==> flow/design.v <==
module INV_IP #(parameter IP_WIDTH = 6) (
    IN_1, IN_2,
    OUT_INV
);
input  [IP_WIDTH-1:0] IN_1, IN_2;
output [IP_WIDTH-1:0] OUT_INV;
parameter LOOP_IDX = 8;
genvar i;
reg [IP_WIDTH-1:0] old_r [0:LOOP_IDX-1];
reg [IP_WIDTH-1:0] r [0:LOOP_IDX-1];
reg [IP_WIDTH-1:0] q [0:LOOP_IDX-1];
reg signed [IP_WIDTH-1:0] old_t [0:LOOP_IDX-1];
reg [3:0] index [1:LOOP_IDX-1];
reg signed [IP_WIDTH-1:0] t [0:LOOP_IDX-1];
generate
for(i=0;i<LOOP_IDX;i=i+1) begin: loop_old_r
    always@(*) begin
        if(i==0) begin
            old_r[0] = (IN_1 > IN_2)? IN_1:IN_2;
        end
        else begin
            old_r[i] = r[i-1];        
        end
    end
end
endgenerate
generate
for(i=0;i<LOOP_IDX;i=i+1) begin: loop_r
    always@(*) begin
        if(i==0) begin
            r[0] = (IN_1 > IN_2)? IN_2:IN_1;
        end
        else begin
            if(r[i-1]!=0)
                r[i] = old_r[i-1] - q[i-1] * r[i-1];
            else
                r[i] = 0;
        end
    end
end
endgenerate
generate
for(i=0;i<LOOP_IDX;i=i+1) begin: loop_q
    always@(*) begin
        if(r[i]!=0)
            q[i] = old_r[i] / r[i];
        else
            q[i] = 0;
    end
end
endgenerate
generate
for(i=0;i<LOOP_IDX;i=i+1) begin: loop_old_t
    always@(*) begin
        if(i==0) begin
            old_t[0] = 0;    
        end
        else begin
            if(r[i-1]!=0) begin
                old_t[i] = t[i-1];
            end
            else
                old_t[i] = 0;
        end
    end
end
endgenerate
generate
for(i=1;i<LOOP_IDX;i=i+1) begin: loop_index
    always@(*) begin
            if(r[i-1]!=0) begin
                index[i] = i;
            end
            else
                index[i] = index[i-1];
    end
end
endgenerate
generate
for(i=0;i<LOOP_IDX;i=i+1) begin: loop_t
    always@(*) begin
        if(i==0) begin
            t[0] = 1;    
        end
        else begin
            if(r[i-1]!=0)
                t[i] = old_t[i-1] - q[i-1] * t[i-1];
            else
                t[i] = 0;
        end
    end
end
endgenerate
assign OUT_INV = (old_t[index[LOOP_IDX-1]][IP_WIDTH-1]==1)? old_t[index[LOOP_IDX-1]]+old_r[0]:old_t[index[LOOP_IDX-1]];
endmodule
module EC_TOP(
    clk, rst_n, in_valid,
    in_Px, in_Py, in_Qx, in_Qy, in_prime, in_a,
    out_valid, out_Rx, out_Ry
);
input clk, rst_n, in_valid;
input [6-1:0] in_Px, in_Py, in_Qx, in_Qy, in_prime, in_a;
output reg out_valid;
output reg [6-1:0] out_Rx, out_Ry;
localparam S_IDLE = 0;
localparam S_IN_DATA = 1;
localparam S_P_ADD = 2;
localparam S_P_DOU = 3;
localparam S_XR_YR = 4;
localparam S_OUT = 5;
parameter IP_WIDTH = 6;
reg [2:0] current_state, next_state;
reg [3:0] cnt_s_p;
reg [2:0] cnt_xr_yr;
reg [5:0] px_reg;
reg [5:0] py_reg;
reg [5:0] qx_reg;
reg [5:0] qy_reg;
reg [5:0] a_reg;
reg [5:0] prime_reg;
wire [5:0] p_sub_xp;
wire [5:0] p_sub_yp;
wire [5:0] p_sub_xq;
wire [5:0] p_sub_xr;
wire [6:0] xq_xp1;
wire [6:0] yq_yp1;
wire [7:0] xr_w;
wire [6:0] xp2_3_a;
reg [5:0] xr_reg ;
reg [5:0] s_reg;
reg [11:0] mod_in;
wire [5:0] mod_out;
reg [IP_WIDTH-1:0]  IN_2;
wire [IP_WIDTH-1:0] OUT_INV;
reg [5:0] yp2_ip;
wire [6:0] xp_xr1;
wire [11:0]mul_out;
reg [5:0] mul_in1, mul_in2;
wire [6:0] s_xp_xr1_yp1;
always@(posedge clk or negedge rst_n) begin
    if(!rst_n)
        current_state <= S_IDLE;
    else
        current_state <= next_state;
end
always@(*) begin
    case (current_state)
        S_IDLE:    next_state = in_valid? S_IN_DATA:S_IDLE;
        S_IN_DATA: next_state = (px_reg==qx_reg && py_reg==qy_reg)? S_P_DOU:S_P_ADD;
        S_P_ADD:   next_state = (cnt_s_p==4)? S_XR_YR:S_P_ADD;
        S_P_DOU:   next_state = (cnt_s_p==8)? S_XR_YR:S_P_DOU;
        S_XR_YR:   next_state = (cnt_xr_yr==6)? S_OUT:S_XR_YR;
        S_OUT:     next_state = S_IDLE;
        default: next_state = S_IDLE;
    endcase
end
always @(posedge clk or negedge rst_n) begin
    if (!rst_n) 
        cnt_s_p <= 0;    
    else begin
        if(current_state==S_P_ADD && cnt_s_p<=3)
            cnt_s_p <= cnt_s_p + 1;
        else if(current_state==S_P_DOU && cnt_s_p<=7)
            cnt_s_p <= cnt_s_p + 1;
        else
            cnt_s_p <= 0;
    end  
end
always @(posedge clk or negedge rst_n) begin
    if (!rst_n) 
        cnt_xr_yr <= 0;    
    else begin
        if(current_state==S_XR_YR && cnt_xr_yr<=5)
            cnt_xr_yr <= cnt_xr_yr + 1;
        else
            cnt_xr_yr <= 0;
    end  
end
always@(posedge clk or negedge rst_n) begin
    if(!rst_n) 
        px_reg <= 0;
    else begin
        if(in_valid)
            px_reg <= in_Px;
    end
end
always@(posedge clk or negedge rst_n) begin
    if(!rst_n) 
        py_reg <= 0;
    else begin
        if(in_valid)
            py_reg <= in_Py;
    end
end
always@(posedge clk or negedge rst_n) begin
    if(!rst_n) 
        qx_reg <= 0;
    else begin
        if(in_valid)
            qx_reg <= in_Qx;
    end
end
always@(posedge clk or negedge rst_n) begin
    if(!rst_n) 
        qy_reg <= 0;
    else begin
        if(in_valid)
            qy_reg <= in_Qy;
    end
end
always@(posedge clk or negedge rst_n) begin
    if(!rst_n) 
        a_reg <= 0;
    else begin
        if(in_valid)
            a_reg <= in_a;
    end
end
always@(posedge clk or negedge rst_n) begin
    if(!rst_n) 
        prime_reg <= 2;
    else begin
        if(in_valid)
            prime_reg <= in_prime;
    end
end
assign p_sub_xp = prime_reg - px_reg;
assign p_sub_yp = prime_reg - py_reg;
assign p_sub_xq = prime_reg - qx_reg;
assign p_sub_xr = prime_reg - mod_out;
assign xq_xp1 = qx_reg + p_sub_xp;    
assign yq_yp1 = qy_reg + p_sub_yp;    
assign xr_w = mod_out + p_sub_xp + p_sub_xq;  
assign xp_xr1 = px_reg + p_sub_xr;
assign s_xp_xr1_yp1 = mod_out + p_sub_yp;
assign xp2_3_a = mod_out + a_reg;
always@(posedge clk or negedge rst_n) begin
    if(!rst_n)
        s_reg <= 0;
    else begin
        if(current_state==S_P_ADD && cnt_s_p==4 || current_state==S_P_DOU && cnt_s_p==8)
            s_reg <= mod_out;
    end
end
always @(posedge clk or negedge rst_n) begin
    if (!rst_n) begin
       xr_reg <= 0;
    end
    else begin
        if(cnt_xr_yr==2) 
            xr_reg <= mod_out;
    end
end
always @(posedge clk or negedge rst_n) begin
    if(!rst_n)
        mod_in <= 0;
    else begin
        if(current_state==S_P_ADD) begin
            case(cnt_s_p)
                'd0: mod_in <= xq_xp1;
                'd1: mod_in <= yq_yp1;
                'd3: mod_in <= mul_out;
            endcase
        end
        else if(current_state==S_P_DOU) begin
            case(cnt_s_p)
                'd0: mod_in <= {py_reg, 1'b0};
                'd2: mod_in <= mul_out;
                'd4: mod_in <= mul_out;
                'd5: mod_in <= xp2_3_a;
                'd7: mod_in <= mul_out;
            endcase
        end
        else if(current_state==S_XR_YR) begin
             case(cnt_xr_yr)
                'd0: mod_in <= mul_out;
                'd1: mod_in <= xr_w;
                'd2: mod_in <= xp_xr1;
                'd4: mod_in <= mul_out;
                'd5: mod_in <= s_xp_xr1_yp1;
            endcase
        end
    end
end
assign mod_out = mod_in % prime_reg;
always@(posedge clk or negedge rst_n) begin
    if(!rst_n)
        IN_2 <= 0;
    else begin
        if((current_state==S_P_ADD || current_state==S_P_DOU) && cnt_s_p==1) begin
            IN_2 <= mod_out;
        end
    end
end
INV_IP #(.IP_WIDTH(IP_WIDTH)) I_INV_IP ( .IN_1(prime_reg), .IN_2(IN_2), . OUT_INV(OUT_INV));
always@(posedge clk or negedge rst_n) begin
    if(!rst_n) 
        yp2_ip <= 0;
    else begin
        if(current_state==S_P_DOU && cnt_s_p==2)
            yp2_ip <= OUT_INV;
    end
end
always @(posedge clk or negedge rst_n) begin
    if(!rst_n)
        mul_in1 <= 0;
    else begin
         if(current_state==S_P_ADD) begin
            case(cnt_s_p)
                'd2: mul_in1 <= mod_out;
                'd4: mul_in1 <= mod_out;
            endcase
        end
        else if(current_state==S_P_DOU) begin
            case(cnt_s_p)
                'd1: mul_in1 <= px_reg;
                'd3: mul_in1 <= 3;
                'd6: mul_in1 <= mod_out;
                'd8: mul_in1 <= mod_out;
            endcase
        end
        else if(current_state==S_XR_YR) begin
            case(cnt_xr_yr)
                'd3: mul_in1 <= s_reg;
            endcase
        end
    end
end
always @(posedge clk or negedge rst_n) begin
    if(!rst_n)
        mul_in2 <= 0;
    else begin
         if(current_state==S_P_ADD) begin
            case(cnt_s_p)
                'd2: mul_in2 <= OUT_INV;
                'd4: mul_in2 <= mod_out;
            endcase
        end
        else if(current_state==S_P_DOU) begin
            case(cnt_s_p)
                'd1: mul_in2 <= px_reg;
                'd3: mul_in2 <= mod_out;
                'd6: mul_in2 <= yp2_ip;
                'd8: mul_in2 <= mod_out;
            endcase
        end
        else if(current_state==S_XR_YR) begin
            case(cnt_xr_yr)
                'd3: mul_in2 <= mod_out;
            endcase
        end
    end
end
assign mul_out = mul_in1 * mul_in2;
always @(posedge clk or negedge rst_n) begin
    if(!rst_n)
        out_valid <= 0;
    else begin
        if(cnt_xr_yr==6)
            out_valid <= 1;
        else
            out_valid <= 0;
    end
end
always @(posedge clk or negedge rst_n) begin
    if(!rst_n)
        out_Rx <= 0;
    else begin
        if(cnt_xr_yr==6)
            out_Rx <= xr_reg;
        else
            out_Rx <= 0;
    end
end
always @(posedge clk or negedge rst_n) begin
    if(!rst_n)
        out_Ry <= 0;
    else begin
        if(cnt_xr_yr==6)
            out_Ry <= mod_out;
        else
            out_Ry <= 0;
    end
end
endmodule
### From RTL to reports: EC_TOP

What the tools print for EC_TOP, step after step.
Line numbers count from 1 in the design file above.
Operators carry their Yosys type and port widths (W data, S select, Z words).
Library cell names are shortened.
Not given: n/a

| set-up | value |
|---|---|
| top | EC_TOP |
| clock port | clk |
| standard-cell library | sky130hd |
| timing corner | tt_025C_1v80 |

### Elaborated design

Source: Yosys, flattened and elaborated. Widths are those after wreduce. Registers that Yosys merges into a memory's read port (data or address) are not register bits. Print and check cells do not count.

| word-level totals | value |
|---|---|
| register bits after elaboration | 107 |
| bits of input ports | 39 |
| output and inout bits | 13 |
| cells after elaboration | 199 |

| operators by class | value |
|---|---|
| $add $sub $neg | 26 |
| multiply operators | 12 |
| divide/modulo/power cells | 7 |
| order comparisons | 4 |
| eq/ne operators | 33 |
| mux-type cells | 66 |
| reduce/logical cells | 32 |

Operator list:

| cell | count |
|---|---|
| $mul A6 B6 Y6 | 11 |
| $mux W6 | 38 |
| $div A6 B6 Y6 | 6 |
| $sub A6 B6 Y6 | 14 |
| $mod A12 B6 Y12 | 1 |
| $mul A6 B6 Y12 | 1 |
| $pmux W12 S3 | 2 |
| $reduce_bool A6 Y1 | 8 |
| $pmux W12 S4 | 1 |
| $pmux W6 S8 | 1 |
| $add A6 B6 Y7 | 6 |
| $pmux W6 S3 | 2 |
| $mux W12 | 3 |
| $mux W3 | 10 |
| $eq A3 B3 Y1 const B | 8 |
| $eq A3 B2 Y1 const B | 6 |
| $eq A4 B3 Y1 const B | 4 |
| $ne A5 B4 Y1 const B | 3 |
| $pmux W3 S5 | 1 |
| $reduce_and A4 Y1 | 3 |
| $eq A6 B6 Y1 | 2 |
| $pmux W6 S2 | 1 |
| $eq A3 B1 Y1 const B | 3 |
| $logic_not A3 Y1 | 3 |
| $logic_and A1 B1 Y1 | 8 |
| $reduce_or A2 Y1 | 4 |
| $eq A4 B2 Y1 const B | 2 |
| $add A7 B6 Y8 | 1 |

Not listed: further kinds 20, cells in them 27.

### Depth

Yosys ltp: most cells in a row. Word level: on the elaborated netlist, between registers, memories and ports. Mapped: between sequential cells and ports; inverters and the memories' decode and read muxes count.

| logic depth | value |
|---|---|
| depth in word-level cells | 40 |
| ABC_AREA | 0 |
| depth in mapped cells | 359 |
| gate-level depth less buffers | 339 |

### Synthesis result

The flow's flattened synthesis, as Yosys stat reports it; memories are mapped. The netlist is that of the ABC_AREA named above (0 if unset); the other value can give another one.
The area totals of this step are shown rounded.

| synthesis totals | value |
|---|---|
| cells in the netlist | 3098 |
| synthesis area | 0.0246 sq mm |
| area of sequential cells | 0.00276 sq mm |
| flip-flops | 110 |
| buffers | 94 |

Cells by type:

| cell | count |
|---|---|
| ha_1 | 416 |
| dfrtp_1 | 108 |
| fa_1 | 109 |
| xnor2_1 | 151 |
| nor2_1 | 299 |
| inv_1 | 292 |
| a21oi_1 | 190 |
| nand2_1 | 234 |
| o21ai_0 | 153 |
| xor2_1 | 87 |
| o21a_1 | 91 |
| a21o_1 | 86 |
| mux2_2 | 53 |
| nor3_1 | 109 |
| mux2i_1 | 51 |
| nand2b_1 | 61 |
| clkbuf_1 | 82 |
| nor2b_1 | 39 |

Not listed: further types 82, cells in them 487.
The figures by module come from a second, unflattened synthesis with its own total; it is not the netlist above.

| second synthesis, totals | value |
|---|---|
| cells (unflattened synthesis) | 3256 |
| area total of the unflattened synthesis | 0.0257 sq mm |

Rows give one instance, submodules left out.

Modules:

| module | instances | cells | area (sq mm) | seq. area (sq mm) |
|---|---|---|---|---|
| INV_IP (IP_WIDTH=6) | 1 | 1864 | 0.0139 | 0 |
| EC_TOP | 1 | 1392 | 0.0119 | 0.00276 |

### Timing after synthesis

Path of least setup slack by OpenSTA after synthesis, without wires, with an ideal clock, recovery checks aside; 20% of the period is set as input and as output delay. Where synthesis merged equal registers, the netlist keeps one of their names.

| timing path after synthesis | value |
|---|---|
| path kind | register -> register |
| start point | register prime_reg[0] |
| end point | register mul_in2[5] |
| clock period | 77000 ps |
| setup time | 121 ps |
| time at the first pin | 0 ps |
| arrival | 66744 ps |
| required time | 76879 ps |
| path slack | 10134 ps |
| delay of the path | 66865 ps |
| driving pins on the path | 339 |
| path buffers | 22 |
| period reached after synthesis | 66866 ps |

"delay of the path" = arrival - input delay + setup time.
"driving pins on the path" counts driving pins, that of a launching flip-flop among them; a cell with two outputs on the path counts twice.
"period reached after synthesis" is the clock period less the worst setup slack; recovery checks do not enter. This is arithmetic on one report: input and output delays are still those of the set period (20% each).
Between the ends stands the longest chain of elaborated cells between them, by number of cells; it is not shown to be the way that was timed. Of several equally long chains one is given.
A line is the first line of the expression or statement that the cell stems from. Yosys adds cells for indexed reads and writes and turns some case tables into memories.
A register here has more assigning lines than the two given.

| on the way, after synthesis | value |
|---|---|
| path through | dfrtp_1 -> clkbuf_1 -> clkinv_1 -> ha_1 -> nor2b_1 -> o2111ai_2 -> a31oi_2 -> buf_2 -> clkbuf_1 -> clkbuf_1 -> nor2_1 -> a21oi_1 -> ha_1 -> o21a_1 -> nor2_1 -> nor2_1 -> nor2_1 -> a21oi_1 -> (+303 left out) -> ha_1 -> o41a_1 -> xnor3_1 -> xnor2_1 -> and3_1 -> o2111ai_2 -> buf_6 -> mux2i_1 -> a21oi_1 -> inv_1 -> ha_1 -> a21o_1 -> a21oi_1 -> o21bai_1 -> a21oi_1 -> xor2_1 -> nor3b_1 -> o22a_1 |
| length of the longest elaborated chain | 40 |
| elaborated cells on any way between the ends | 89 |
| those cells by class | add/sub: 13; mul: 11; div: 7; compare: 1; eq/ne: 7; mux: 42; reduce/logical: 8 |

Ends and longest elaborated chain, after synthesis:

| what | RTL line | RTL |
|---|---|---|
| start: declaration | 120 | `reg [5:0] prime_reg;` |
| start: assignment | 221 | `prime_reg <= 2;` |
| start: assignment | 224 | `prime_reg <= in_prime;` |
| $gt A6 B6 Y1 | 19 | `old_r[0] = (IN_1 > IN_2)? IN_1:IN_2;` |
| $mux W6 | 19 |  |
| $div A6 B6 Y6 | 46 | `q[i] = old_r[i] / r[i];` |
| $mux W6 | 45 | `if(r[i]!=0)` |
| $mul A6 B6 Y6 | 35 | `r[i] = old_r[i-1] - q[i-1] * r[i-1];` |
| $sub A6 B6 Y6 | 35 |  |
| $mux W6 | 34 | `if(r[i-1]!=0)` |
| (+26 left out) | n/a |  |
| $mux W3 | 71 | `if(r[i-1]!=0) begin` |
| $eq A3 B3 Y1 | 94 | `assign OUT_INV = (old_t[index[LOOP_IDX-1]][IP_WIDTH-1]==1)? old_t[index[LOOP_IDX-1]]+old_r[0]:old_t[index[LOOP ...` |
| $pmux W6 S8 | 94 |  |
| $add A6 B6 Y6 | 94 |  |
| $mux W6 | 94 |  |
| $pmux W6 S2 | 334 | `case(cnt_s_p)` |
| $mux W6 | 333 | `if(current_state==S_P_ADD) begin` |
| end: assignment | 336 | `'d4: mul_in2 <= mod_out;` |
| end: assignment | 341 | `'d1: mul_in2 <= px_reg;` |
| end: declaration | 138 | `reg [5:0] mul_in1, mul_in2;` |

### Path in the finished layout

From the final timing report of run 1: the path of least setup slack in the routed layout; clock arrival at registers is part of the times.
The path's times are printed in steps of 10 ps; the period is the one set.

| timing path after layout | value |
|---|---|
| path kind | register -> register |
| start point | register IN_2[2] |
| end point | register yp2_ip[4] |
| clock period | 66500 ps |
| setup time | 80 ps |
| time at the first pin | 370 ps |
| arrival | 64750 ps |
| required time | 66800 ps |
| path slack | 2050 ps |
| driving pins on the path | 335 |
| path buffers | 19 |

Between the ends stands the longest chain of elaborated cells between them, by number of cells; it is not shown to be the way that was timed. Of several equally long chains one is given.

| on the way, after layout | value |
|---|---|
| path through | dfrtp_1 -> inv_1 -> ha_2 -> nand4_1 -> nor2_4 -> a31oi_4 -> nor2_1 -> a21oi_2 -> ha_4 -> o21a_1 -> nor2_2 -> buf_4 -> buf_4 -> o41ai_2 -> ha_1 -> nor2_1 -> or3_4 -> nand2b_4 -> (+299 left out) -> nor2_1 -> o41a_1 -> xnor3_1 -> xnor2_2 -> and3_4 -> o2111ai_4 -> o211ai_1 -> nand4_1 -> ha_2 -> inv_1 -> fa_2 -> inv_1 -> a21o_1 -> a21oi_2 -> xnor2_2 -> mux2i_4 -> buf_12 -> o21ai_2 |
| length of the longest elaborated chain | 38 |
| elaborated cells on any way between the ends | 82 |
| those cells by class | add/sub: 13; mul: 11; div: 6; compare: 1; eq/ne: 7; mux: 36; reduce/logical: 8 |

Ends and longest elaborated chain, after layout:

| what | RTL line | RTL |
|---|---|---|
| start: declaration | 133 | `reg [IP_WIDTH-1:0]  IN_2;` |
| start: assignment | 288 | `IN_2 <= 0;` |
| start: assignment | 291 | `IN_2 <= mod_out;` |
| $gt A6 B6 Y1 | 19 | `old_r[0] = (IN_1 > IN_2)? IN_1:IN_2;` |
| $mux W6 | 19 |  |
| $div A6 B6 Y6 | 46 | `q[i] = old_r[i] / r[i];` |
| $mux W6 | 45 | `if(r[i]!=0)` |
| $mul A6 B6 Y6 | 35 | `r[i] = old_r[i-1] - q[i-1] * r[i-1];` |
| $sub A6 B6 Y6 | 35 |  |
| $mux W6 | 34 | `if(r[i-1]!=0)` |
| (+24 left out) | n/a |  |
| $mux W6 | 34 |  |
| $reduce_bool A6 Y1 | 71 | `if(r[i-1]!=0) begin` |
| $mux W3 | 71 |  |
| $eq A3 B3 Y1 | 94 | `assign OUT_INV = (old_t[index[LOOP_IDX-1]][IP_WIDTH-1]==1)? old_t[index[LOOP_IDX-1]]+old_r[0]:old_t[index[LOOP ...` |
| $pmux W6 S8 | 94 |  |
| $add A6 B6 Y6 | 94 |  |
| $mux W6 | 94 |  |
| end: assignment | 298 | `yp2_ip <= 0;` |
| end: assignment | 301 | `yp2_ip <= OUT_INV;` |
| end: declaration | 135 | `reg [5:0] yp2_ip;` |

Data sheet: physical implementation of EC_TOP

EC_TOP through Yosys and OpenROAD on sky130hd: 2 stored runs, unordered, with their settings and measured results. The constraints put input and output delay at 20% of the set period each and load the outputs with 0.01 pF.
"period reached" is the run's clock period less its worst setup slack. It is reckoned from that one timing run; input and output delays stay at 20% of the period that was set.
"critical path time" is the time allowed to the run's worst setup path (the clock period less input and output delay, where it has them) less its slack. Clock arrival times count: a late capture clock shortens it, a late launch clock lengthens it.
"critical path time" is known to 10 ps.
Measured values are rounded.

## Run 1

==> flow/run.sh <==
#!/bin/bash
# the make line also repeats the synthesis and layout settings of config.mk as NAME=value (left out here)
make -C /OpenROAD-flow-scripts/flow DESIGN_CONFIG=/design/flow/config.mk WORK_HOME=/design/flow/orfs CLKGATE_MAP_FILE= finish
==> flow/config.mk <==
export PLATFORM = sky130hd
export DESIGN_NAME = EC_TOP
export DESIGN_NICKNAME = EC_TOP
export VERILOG_FILES = /design/flow/design.v
export SDC_FILE = /design/flow/constraint.sdc
export NUM_CORES = 4
export LEC_CHECK = 0
export CAP_MARGIN = 20
export CELL_PAD_IN_SITES_DETAIL_PLACEMENT = 2
export CELL_PAD_IN_SITES_GLOBAL_PLACEMENT = 3
export CORE_ASPECT_RATIO = 1.04
export CORE_MARGIN = 2
export CORE_UTILIZATION = 40
export GPL_ROUTABILITY_DRIVEN = 0
export HOLD_SLACK_MARGIN = -0.04
export MAX_ROUTING_LAYER = met4
export SETUP_SLACK_MARGIN = 1.59
export SLEW_MARGIN = 20
==> flow/constraint.sdc <==
create_clock -name core_clock -period 66.5 [get_ports {clk}]
set_input_delay 13.3000 -clock core_clock [delete_from_list [all_inputs] [get_ports {clk}]]
set_output_delay 13.3000 -clock core_clock [all_outputs]
set_load 0.01 [all_outputs]

| result of run 1 | value |
|---|---|
| period reached | 64450 ps |
| total die area | 0.0636 sq mm |
| total negative setup slack | 0 ps |
| Yosys chip area after synthesis | 0.0246 sq mm |
| critical path time | 64450 ps |
| critical path kind | register -> register |
| standard-cell area of the final layout | 0.0291 sq mm |
| worst setup slack after layout | 2050 ps |

## Run 2

==> flow/run.sh <==
#!/bin/bash
# the make line also repeats the synthesis and layout settings of config.mk as NAME=value (left out here)
make -C /OpenROAD-flow-scripts/flow DESIGN_CONFIG=/design/flow/config.mk WORK_HOME=/design/flow/orfs CLKGATE_MAP_FILE= finish
==> flow/config.mk <==
export PLATFORM = sky130hd
export DESIGN_NAME = EC_TOP
export DESIGN_NICKNAME = EC_TOP
export VERILOG_FILES = /design/flow/design.v
export SDC_FILE = /design/flow/constraint.sdc
export NUM_CORES = 4
export LEC_CHECK = 0
export CAP_MARGIN = 20
export CORE_MARGIN = 2
export CORE_UTILIZATION = 40
export SLEW_MARGIN = 20
==> flow/constraint.sdc <==
create_clock -name core_clock -period 77.0 [get_ports {clk}]
set_input_delay 15.4000 -clock core_clock [delete_from_list [all_inputs] [get_ports {clk}]]
set_output_delay 15.4000 -clock core_clock [all_outputs]
set_load 0.01 [all_outputs]

| result of run 2 | value |
|---|---|
| period reached | 70733 ps |
| total die area | 0.0636 sq mm |
| total negative setup slack | 0 ps |
| Yosys chip area after synthesis | 0.0246 sq mm |
| critical path time | 70730 ps |
| critical path kind | register -> register |
| standard-cell area of the final layout | 0.0264 sq mm |
| worst setup slack after layout | 6270 ps |
